==> flow/design.v <==
`timescale 1ns / 1ps
module EC(
input H0,L0,EC_prev,H1,  
output EC_out,EC_next 
    );
wire w;  
assign w = ~(H0 | L0);
assign EC_next = (w & EC_prev);
assign EC_out = (EC_next & H1);
endmodule
`timescale 1ns / 1ps
module TBC(
input X0,X1,Y0,Y1,  
output H,L  
    );
assign H = ((X0) & (!Y1)) | (X1 & (!Y1)) | (X1 & (!Y0));
assign L = (!X1) & Y1;
endmodule
`timescale 1ns / 1ps
module mux8bit(
input sel,
input [7:0]I1,I0,
output [7:0]Y
    );
assign Y = sel ? I1 : I0;
endmodule
`timescale 1ns / 1ps
module TDS(
input [7:0]P0,P1,P2,
output [7:0]Min,Med,Max
    );
wire [20:0]w;
wire [5:0]EC_next;
wire [8:0]EC_out;
wire [2:0]mux_sel;
wire [7:0]Temp_max,Temp_min_1,Temp_min_2;
TBC TBC_1_MSB_67(.X0(P0[6]),.X1(P0[7]),.Y0(P1[6]),.Y1(P1[7]),.H(w[0]),.L(w[1]));
TBC TBC_1_BITS45(.X0(P0[4]),.X1(P0[5]),.Y0(P1[4]),.Y1(P1[5]),.H(w[2]),.L(w[3]));
TBC TBC_1_BITS23(.X0(P0[2]),.X1(P0[3]),.Y0(P1[2]),.Y1(P1[3]),.H(w[4]),.L(w[5]));
TBC TBC_1_LSB_01(.X0(P0[0]),.X1(P0[1]),.Y0(P1[0]),.Y1(P1[1]),.H(w[6]),.L());
EC EC_1_MSB_45(.H0(w[0]),.L0(w[1]),.EC_prev(1'b1),.H1(w[2]),.EC_next(EC_next[0]),.EC_out(EC_out[0]));
EC EC_1_BITS23(.H0(w[2]),.L0(w[3]),.EC_prev(EC_next[0]),.H1(w[4]),.EC_next(EC_next[1]),.EC_out(EC_out[1]));
EC EC_1_LSB_01(.H0(w[4]),.L0(w[5]),.EC_prev(EC_next[1]),.H1(w[6]),.EC_next(),.EC_out(EC_out[2]));
assign mux_sel[0] = EC_out[0] | EC_out[1] | EC_out[2] | w[0];  
mux8bit m_1_min(.sel(mux_sel[0]),.I1(P1),.I0(P0),.Y(Temp_min_1));
mux8bit m_1_max(.sel(mux_sel[0]),.I1(P0),.I0(P1),.Y(Temp_max));
TBC TBC_2_MSB_67(.X0(Temp_max[6]),.X1(Temp_max[7]),.Y0(P2[6]),.Y1(P2[7]),.H(w[7]),.L(w[8]));
TBC TBC_2_BITS45(.X0(Temp_max[4]),.X1(Temp_max[5]),.Y0(P2[4]),.Y1(P2[5]),.H(w[9]),.L(w[10]));
TBC TBC_2_BITS23(.X0(Temp_max[2]),.X1(Temp_max[3]),.Y0(P2[2]),.Y1(P2[3]),.H(w[11]),.L(w[12]));
TBC TBC_2_LSB_01(.X0(Temp_max[0]),.X1(Temp_max[1]),.Y0(P2[0]),.Y1(P2[1]),.H(w[13]),.L());
EC EC_2_MSB_45(.H0(w[7]),.L0(w[8]),.EC_prev(1'b1),.H1(w[9]),.EC_next(EC_next[2]),.EC_out(EC_out[3]));
EC EC_2_BITS23(.H0(w[9]),.L0(w[10]),.EC_prev(EC_next[2]),.H1(w[11]),.EC_next(EC_next[3]),.EC_out(EC_out[4]));
EC EC_2_LSB_01(.H0(w[11]),.L0(w[12]),.EC_prev(EC_next[3]),.H1(w[13]),.EC_next(),.EC_out(EC_out[5]));
assign mux_sel[1] = EC_out[3] | EC_out[4] | EC_out[5] | w[7];
mux8bit m_2_min(.sel(mux_sel[1]),.I1(P2),.I0(Temp_max),.Y(Temp_min_2));
mux8bit m_2_max(.sel(mux_sel[1]),.I1(Temp_max),.I0(P2),.Y(Max));  
TBC TBC_3_MSB_67(.X0(Temp_min_1[6]),.X1(Temp_min_1[7]),.Y0(Temp_min_2[6]),.Y1(Temp_min_2[7]),.H(w[14]),.L(w[15]));
TBC TBC_3_BITS45(.X0(Temp_min_1[4]),.X1(Temp_min_1[5]),.Y0(Temp_min_2[4]),.Y1(Temp_min_2[5]),.H(w[16]),.L(w[17]));
TBC TBC_3_BITS23(.X0(Temp_min_1[2]),.X1(Temp_min_1[3]),.Y0(Temp_min_2[2]),.Y1(Temp_min_2[3]),.H(w[18]),.L(w[19]));
TBC TBC_3_LSB_01(.X0(Temp_min_1[0]),.X1(Temp_min_1[1]),.Y0(Temp_min_2[0]),.Y1(Temp_min_2[1]),.H(w[20]),.L());
EC EC_3_MSB_45(.H0(w[14]),.L0(w[15]),.EC_prev(1'b1),.H1(w[16]),.EC_next(EC_next[4]),.EC_out(EC_out[6]));
EC EC_3_BITS23(.H0(w[16]),.L0(w[17]),.EC_prev(EC_next[4]),.H1(w[18]),.EC_next(EC_next[5]),.EC_out(EC_out[7]));
EC EC_3_LSB_01(.H0(w[18]),.L0(w[19]),.EC_prev(EC_next[5]),.H1(w[20]),.EC_next(),.EC_out(EC_out[8]));
assign mux_sel[2] = EC_out[6] | EC_out[7] | EC_out[8] | w[14];
mux8bit m_3_min(.sel(mux_sel[2]),.I1(Temp_min_2),.I0(Temp_min_1),.Y(Min));  
mux8bit m_3_max(.sel(mux_sel[2]),.I1(Temp_min_1),.I0(Temp_min_2),.Y(Med));  
endmodule
`timescale 1ns / 1ps
module inexact_filter
# (parameter COUNT= 256) 
(input [7:0] Pixel_in,
input  clk,
output [7:0] Median
);
    reg [7:0]  line_buff1 [COUNT-1:0];
    reg [7:0]  line_buff2 [COUNT-1:0];
    reg [7:0]  R1_Max,R1_Med,R1_Min,R2_Max,R2_Med,R2_Min,Buffer_reg;
    wire [7:0] Min,Max,Med,Last_Max,Last_Med,Last_Min;
    integer i;
    always @(posedge clk)begin
    Buffer_reg <= Pixel_in;
    end
    always @ (posedge clk)
    begin
    line_buff2[COUNT-1] <= Buffer_reg;
    line_buff1[COUNT-1] <= line_buff2[0];
    for ( i=0 ; i<COUNT-1; i=i+1 )
        line_buff2[i] <= line_buff2[i+1];
    for ( i=0 ; i<COUNT-1; i=i+1 )
         line_buff1[i] <= line_buff1[i+1];
    end 
    TDS tds1_1(.P0(line_buff1[0]),.P1(line_buff2[0]),.P2(Buffer_reg),.Min(Min),.Max(Max),.Med(Med));
    always @(posedge clk) begin
    R1_Max <= Max;
    R1_Med <= Med;
    R1_Min <= Min;
    end
    always @(posedge clk) begin
    R2_Max <= R1_Max;
    R2_Med <= R1_Med;
    R2_Min <= R1_Min;
    end
    TDS tds2_1(.P0(Max),.P1(R1_Max),.P2(R2_Max),.Min(Last_Min),.Max(),.Med());
    TDS tds2_2(.P0(Med),.P1(R1_Med),.P2(R2_Med),.Min(),.Max(),.Med(Last_Med));
    TDS tds2_3(.P0(Min),.P1(R1_Min),.P2(R2_Min),.Min(),.Max(Last_Max),.Med());
    TDS tds_f(.P0(Last_Min),.P1(Last_Med),.P2(Last_Max),.Min(),.Max(),.Med(Median));
    endmodule
-- Reports on inexact_filter
The steps from the RTL of inexact_filter to its reports follow in flow order.
Line numbers count from 1 in the design file above.
Library cell names are shortened.
The mark -- stands for no value.
- top module: inexact_filter
- clock port: clk
- standard-cell library: sky130hd
- corner: tt_025C_1v80

-- Word-level counts
Source: Yosys, flattened and elaborated. Widths are those after wreduce; folded enables and synchronous resets count as part of the registers. Registers that Yosys merges into a memory's read port (data or address) are not register bits. Print and check cells do not count. Equal cells are merged and count once.
- noted register bits: 4152
- output and inout bits at 8
- word-level cells: 1211
- noted bits of input ports: 9
- noted reductions and logical operators: 154
- bitwise gates (word level) at 518
- mux-type cells: 20
- operators by type and width (cell ; count):
    1-bit AND ; 280
    1-bit OR ; 196
    8-bit 2-to-1 mux ; 20
    1-bit zero test ; 154
    1-bit NOT ; 42

-- Logic depth
Yosys ltp: most cells in a row. Word level: on the elaborated netlist, between registers, memories and ports. Mapped: between sequential cells and ports; inverters and the memories' decode and read muxes count.
- noted depth after elaboration: 104
- ABC_AREA at 0
- depth in mapped cells: 33
- noted mapped depth without buffers: 26

-- Mapped cells and area
Yosys stat after the flow's synthesis: flattened, memories mapped to cells. It holds for the ABC_AREA given above (unset counts as 0); a run with the other value may have another netlist.
The area totals of this step are shown rounded.
- sequential part of the area at 83100 um^2
- noted mapped flip-flops: 4152
- buffers at 53
- synthesis area at 88600 um^2
- noted cells in the netlist: 5008
- cells by type (cell ; count ; area in all (um^2)):
    dfxtp_1 ; 4152 ; 8.31E+04
    mux2i_1 ; 40 ; 400.384
    nand2_1 ; 87 ; 326.563
    a21oi_1 ; 63 ; 315.302
    o21ai_0 ; 62 ; 310.298
    nor2_1 ; 81 ; 304.042
    mux2_2 ; 19 ; 213.955
    nor3_1 ; 36 ; 180.173
    inv_1 ; 43 ; 161.405
    nand3_1 ; 29 ; 145.139
    o211ai_1 ; 18 ; 135.13
    clkbuf_1 ; 28 ; 105.101
    o22ai_1 ; 16 ; 100.096
    a211oi_1 ; 13 ; 97.594
    a31oi_1 ; 15 ; 93.84
    a221oi_1 ; 10 ; 87.584
    and2_1 ; 14 ; 87.584
    o21a_1 ; 10 ; 75.072
Not listed: further types 85, cells in them 272.
By module: a second synthesis without flattening, with its own total; a netlist apart from the flattened one above.
- noted cell total of the unflattened synthesis: 4772
- area (unflattened synthesis) at 89400 um^2
Rows give one instance, submodules left out.
- by module (module ; area (um^2) ; seq. area (um^2) ; cells ; instances):
    inexact_filter ; 83100 ; 83100 ; 4152 ; 1
    mux8bit ; 131 ; 0.0 ; 9 ; 30
    TBC ; 22.5 ; 0.0 ; 4 ; 60
    EC ; 20.0 ; 0.0 ; 2 ; 45
    TDS ; 26.3 ; 0.0 ; 4 ; 5

-- Timing after synthesis
OpenSTA on the mapped netlist: ideal clock, no wires. The path of least setup slack (recovery checks aside). Input and output delay are each 20% of the period. Register names are those of the netlist, which keeps one name where synthesis merged equal registers.
- path kind: register to output
- start point: reg line_buff1[0][4]
- end point: out Median[1]
- noted driving pins on the path: 30
- noted slack: 1.627 ns
- noted path delay: 7.173 ns
- time at the first pin at 0.000 ns
- noted output delay: 2.200 ns
- period at 11.0 ns
- required time: 8.800 ns
- path buffers: 4
- noted arrival: 7.173 ns
- synthesis period reached at 9.373 ns
"path delay" is the arrival time less input delay plus setup time.
At an output port there is no setup time.
"driving pins on the path" counts driving pins, that of a launching flip-flop among them; a cell with two outputs on the path counts twice.
"synthesis period reached" = period - worst setup slack (recovery checks aside). The figure is calculated, with input and output delays left at 20% of the set period.
The rows between start and end are the longest chain of elaborated cells between them; the timing report does not say that the signal goes this way. Where chains are equally long, one stands for them.
Each line given opens the expression or statement behind the cell; cells for indexed reads and writes are added by Yosys, which also makes memories of some case tables.
- path through: dfxtp_1 -> buf_4 -> a2bb2oi_4 -> and4b_1 -> buf_6 -> o21ai_4 -> mux2i_1 -> a211o_4 -> nand2_4 -> buf_8 -> nor3b_2 -> buf_2 -> nor2_2 -> o221a_1 -> a222oi_1 -> a211oi_2 -> a211oi_4 -> mux2_4 -> a31oi_2 -> mux2_2 -> o21bai_1 -> o221ai_4 -> o31a_1 -> a31oi_4 -> mux2_2 -> o21ai_1 -> o21ai_2 -> a31oi_4 -> mux2i_1 -> a222oi_1
- length of the longest elaborated chain: 103
- elaborated cells on any way between the ends: 601
- source lines of those cells: 9
- those cells by class: 20 x mux; 494 x logic; 87 x reduce/logical
- ends and longest elaborated chain, post-synthesis (element ; RTL line ; source):
    start, declared ; 75 ; reg [7:0]  line_buff1 [COUNT-1:0];
    start, assigned ; 90 ; line_buff1[i] <= line_buff1[i+1];
    1-bit AND ; 16 ; assign H = ((X0) & (!Y1)) | (X1 & (!Y1)) | (X1 & (!Y0));
    1-bit OR x2 ; 16 ;
    1-bit OR ; 7 ; assign w = ~(H0 | L0);
    1-bit NOT ; 7 ;
    1-bit AND ; 8 ; assign EC_next = (w & EC_prev);
    1-bit AND ; 9 ; assign EC_out = (EC_next & H1);
    1-bit OR x3 ; 44 ; assign mux_sel[0] = EC_out[0] | EC_out[1] | EC_out[2] | w[0];
    (+83 left out) ; -- ;
    1-bit OR x2 ; 16 ;
    1-bit OR ; 7 ;
    1-bit NOT ; 7 ;
    1-bit AND ; 8 ;
    1-bit AND ; 9 ;
    1-bit OR x3 ; 64 ; assign mux_sel[2] = EC_out[6] | EC_out[7] | EC_out[8] | w[14];
    8-bit 2-to-1 mux ; 25 ; assign Y = sel ? I1 : I0;
    end, declared ; 73 ; output [7:0] Median

-- Path in the finished layout
From the final timing report of entry A: the path of least setup slack in the routed layout; clock arrival at registers is part of the times.
- path kind: register to output
- start point: reg line_buff1[0][5]
- end point: out Median[0]
- noted arrival: 8.50 ns
- required time: 7.18 ns
- period at 8.97 ns
- noted driving pins on the path: 37
- noted output delay: 1.79 ns
- time at the first pin at 0.86 ns
- path buffers: 11
- noted slack: -1.33 ns
The rows between start and end are the longest chain of elaborated cells between them; the timing report does not say that the signal goes this way. Where chains are equally long, one stands for them.
- path through: dfxtp_4 -> a2bb2oi_4 -> buf_6 -> o311ai_4 -> buf_6 -> buf_6 -> o211ai_1 -> a31o_2 -> and2_4 -> buf_8 -> buf_4 -> o211a_1 -> a211o_1 -> o21a_1 -> a2111oi_1 -> or3_4 -> buf_4 -> a21oi_4 -> o211a_4 -> or4_4 -> nand4_1 -> o22ai_1 -> o32a_1 -> o221ai_4 -> buf_4 -> buf_4 -> o21ai_4 -> buf_4 -> mux2i_1 -> mux2_4 -> o21ai_4 -> o21ai_4 -> a31oi_4 -> mux2i_2 -> buf_4 -> a222oi_1 -> buf_2
- length of the longest elaborated chain: 103
- elaborated cells on any way between the ends: 604
- source lines of those cells: 9
- those cells by class: 20 x mux; 496 x logic; 88 x reduce/logical
- ends and longest elaborated chain, after layout (element ; RTL line ; source):
    start, declared ; 75 ; reg [7:0]  line_buff1 [COUNT-1:0];
    start, assigned ; 90 ; line_buff1[i] <= line_buff1[i+1];
    1-bit AND ; 16 ; assign H = ((X0) & (!Y1)) | (X1 & (!Y1)) | (X1 & (!Y0));
    1-bit OR x2 ; 16 ;
    1-bit OR ; 7 ; assign w = ~(H0 | L0);
    1-bit NOT ; 7 ;
    1-bit AND ; 8 ; assign EC_next = (w & EC_prev);
    1-bit AND ; 9 ; assign EC_out = (EC_next & H1);
    1-bit OR x3 ; 44 ; assign mux_sel[0] = EC_out[0] | EC_out[1] | EC_out[2] | w[0];
    (+83 left out) ; -- ;
    1-bit OR x2 ; 16 ;
    1-bit OR ; 7 ;
    1-bit NOT ; 7 ;
    1-bit AND ; 8 ;
    1-bit AND ; 9 ;
    1-bit OR x3 ; 64 ; assign mux_sel[2] = EC_out[6] | EC_out[7] | EC_out[8] | w[14];
    8-bit 2-to-1 mux ; 25 ; assign Y = sel ? I1 : I0;
    end, declared ; 73 ; output [7:0] Median

Appendix: measured runs

Flow measurements of inexact_filter on sky130hd: 3 stored runs with different settings, listed in no order. Input and output delays are each 20% of the period that was set; the output load is 0.01 pF.
"achieved clock period" means the clock period less the worst setup slack. The figure is calculated, with input and output delays left at 20% of the set period.
"total power after layout": no workload was simulated; the value follows from the tool's default switching activity.
Values from the reports are rounded here.

Entry A
Settings were CELL_PAD_IN_SITES_DETAIL_PLACEMENT = 0; CORE_ASPECT_RATIO = 0.84; CORE_UTILIZATION = 48; HOLD_SLACK_MARGIN = -0.05; MIN_ROUTING_LAYER = met1; PLACE_DENSITY_LB_ADDON = 0.19; SETUP_SLACK_MARGIN = -0.08; TNS_END_PERCENT = 45; period_ns = 8.97; CAP_MARGIN = 20; CORE_MARGIN = 2; SLEW_MARGIN = 20
- noted the worst setup slack after layout: -1.33 ns
- total power after layout at 0.0345 W
- worst hold slack at 0.257 ns
- overall die area at 188,000 um^2
- post-route utilization: 58.3 %
- noted the achieved clock period: 10.298 ns
- summed negative setup slack: -9.23 ns
- post-synthesis cell area: 88,600 um^2

Entry B
Settings were MAX_ROUTING_LAYER = met4; MIN_ROUTING_LAYER = met2; SLEW_MARGIN = 25; period_ns = 11.0; CAP_MARGIN = 20; CORE_MARGIN = 2; CORE_UTILIZATION = 40
- noted the worst setup slack after layout: 0.272 ns
- total power after layout at 0.0284 W
- worst hold slack at 0.262 ns
- overall die area at 225,000 um^2
- post-route utilization: 49.2 %
- noted the achieved clock period: 10.728 ns
- summed negative setup slack: 0.000 ns
- post-synthesis cell area: 88,600 um^2

Entry C
Settings were ABC_AREA = 0; CELL_PAD_IN_SITES_DETAIL_PLACEMENT = 2; CELL_PAD_IN_SITES_GLOBAL_PLACEMENT = 1; GPL_ROUTABILITY_DRIVEN = 0; GPL_TIMING_DRIVEN = 0; HOLD_SLACK_MARGIN = 0.09; MAX_ROUTING_LAYER = met4; MIN_ROUTING_LAYER = met2; SETUP_SLACK_MARGIN = 1.93; SLEW_MARGIN = 25; TNS_END_PERCENT = 40; period_ns = 11.0; CAP_MARGIN = 20; CORE_MARGIN = 2; CORE_UTILIZATION = 40
- incomplete, routing halted on GRT-0116
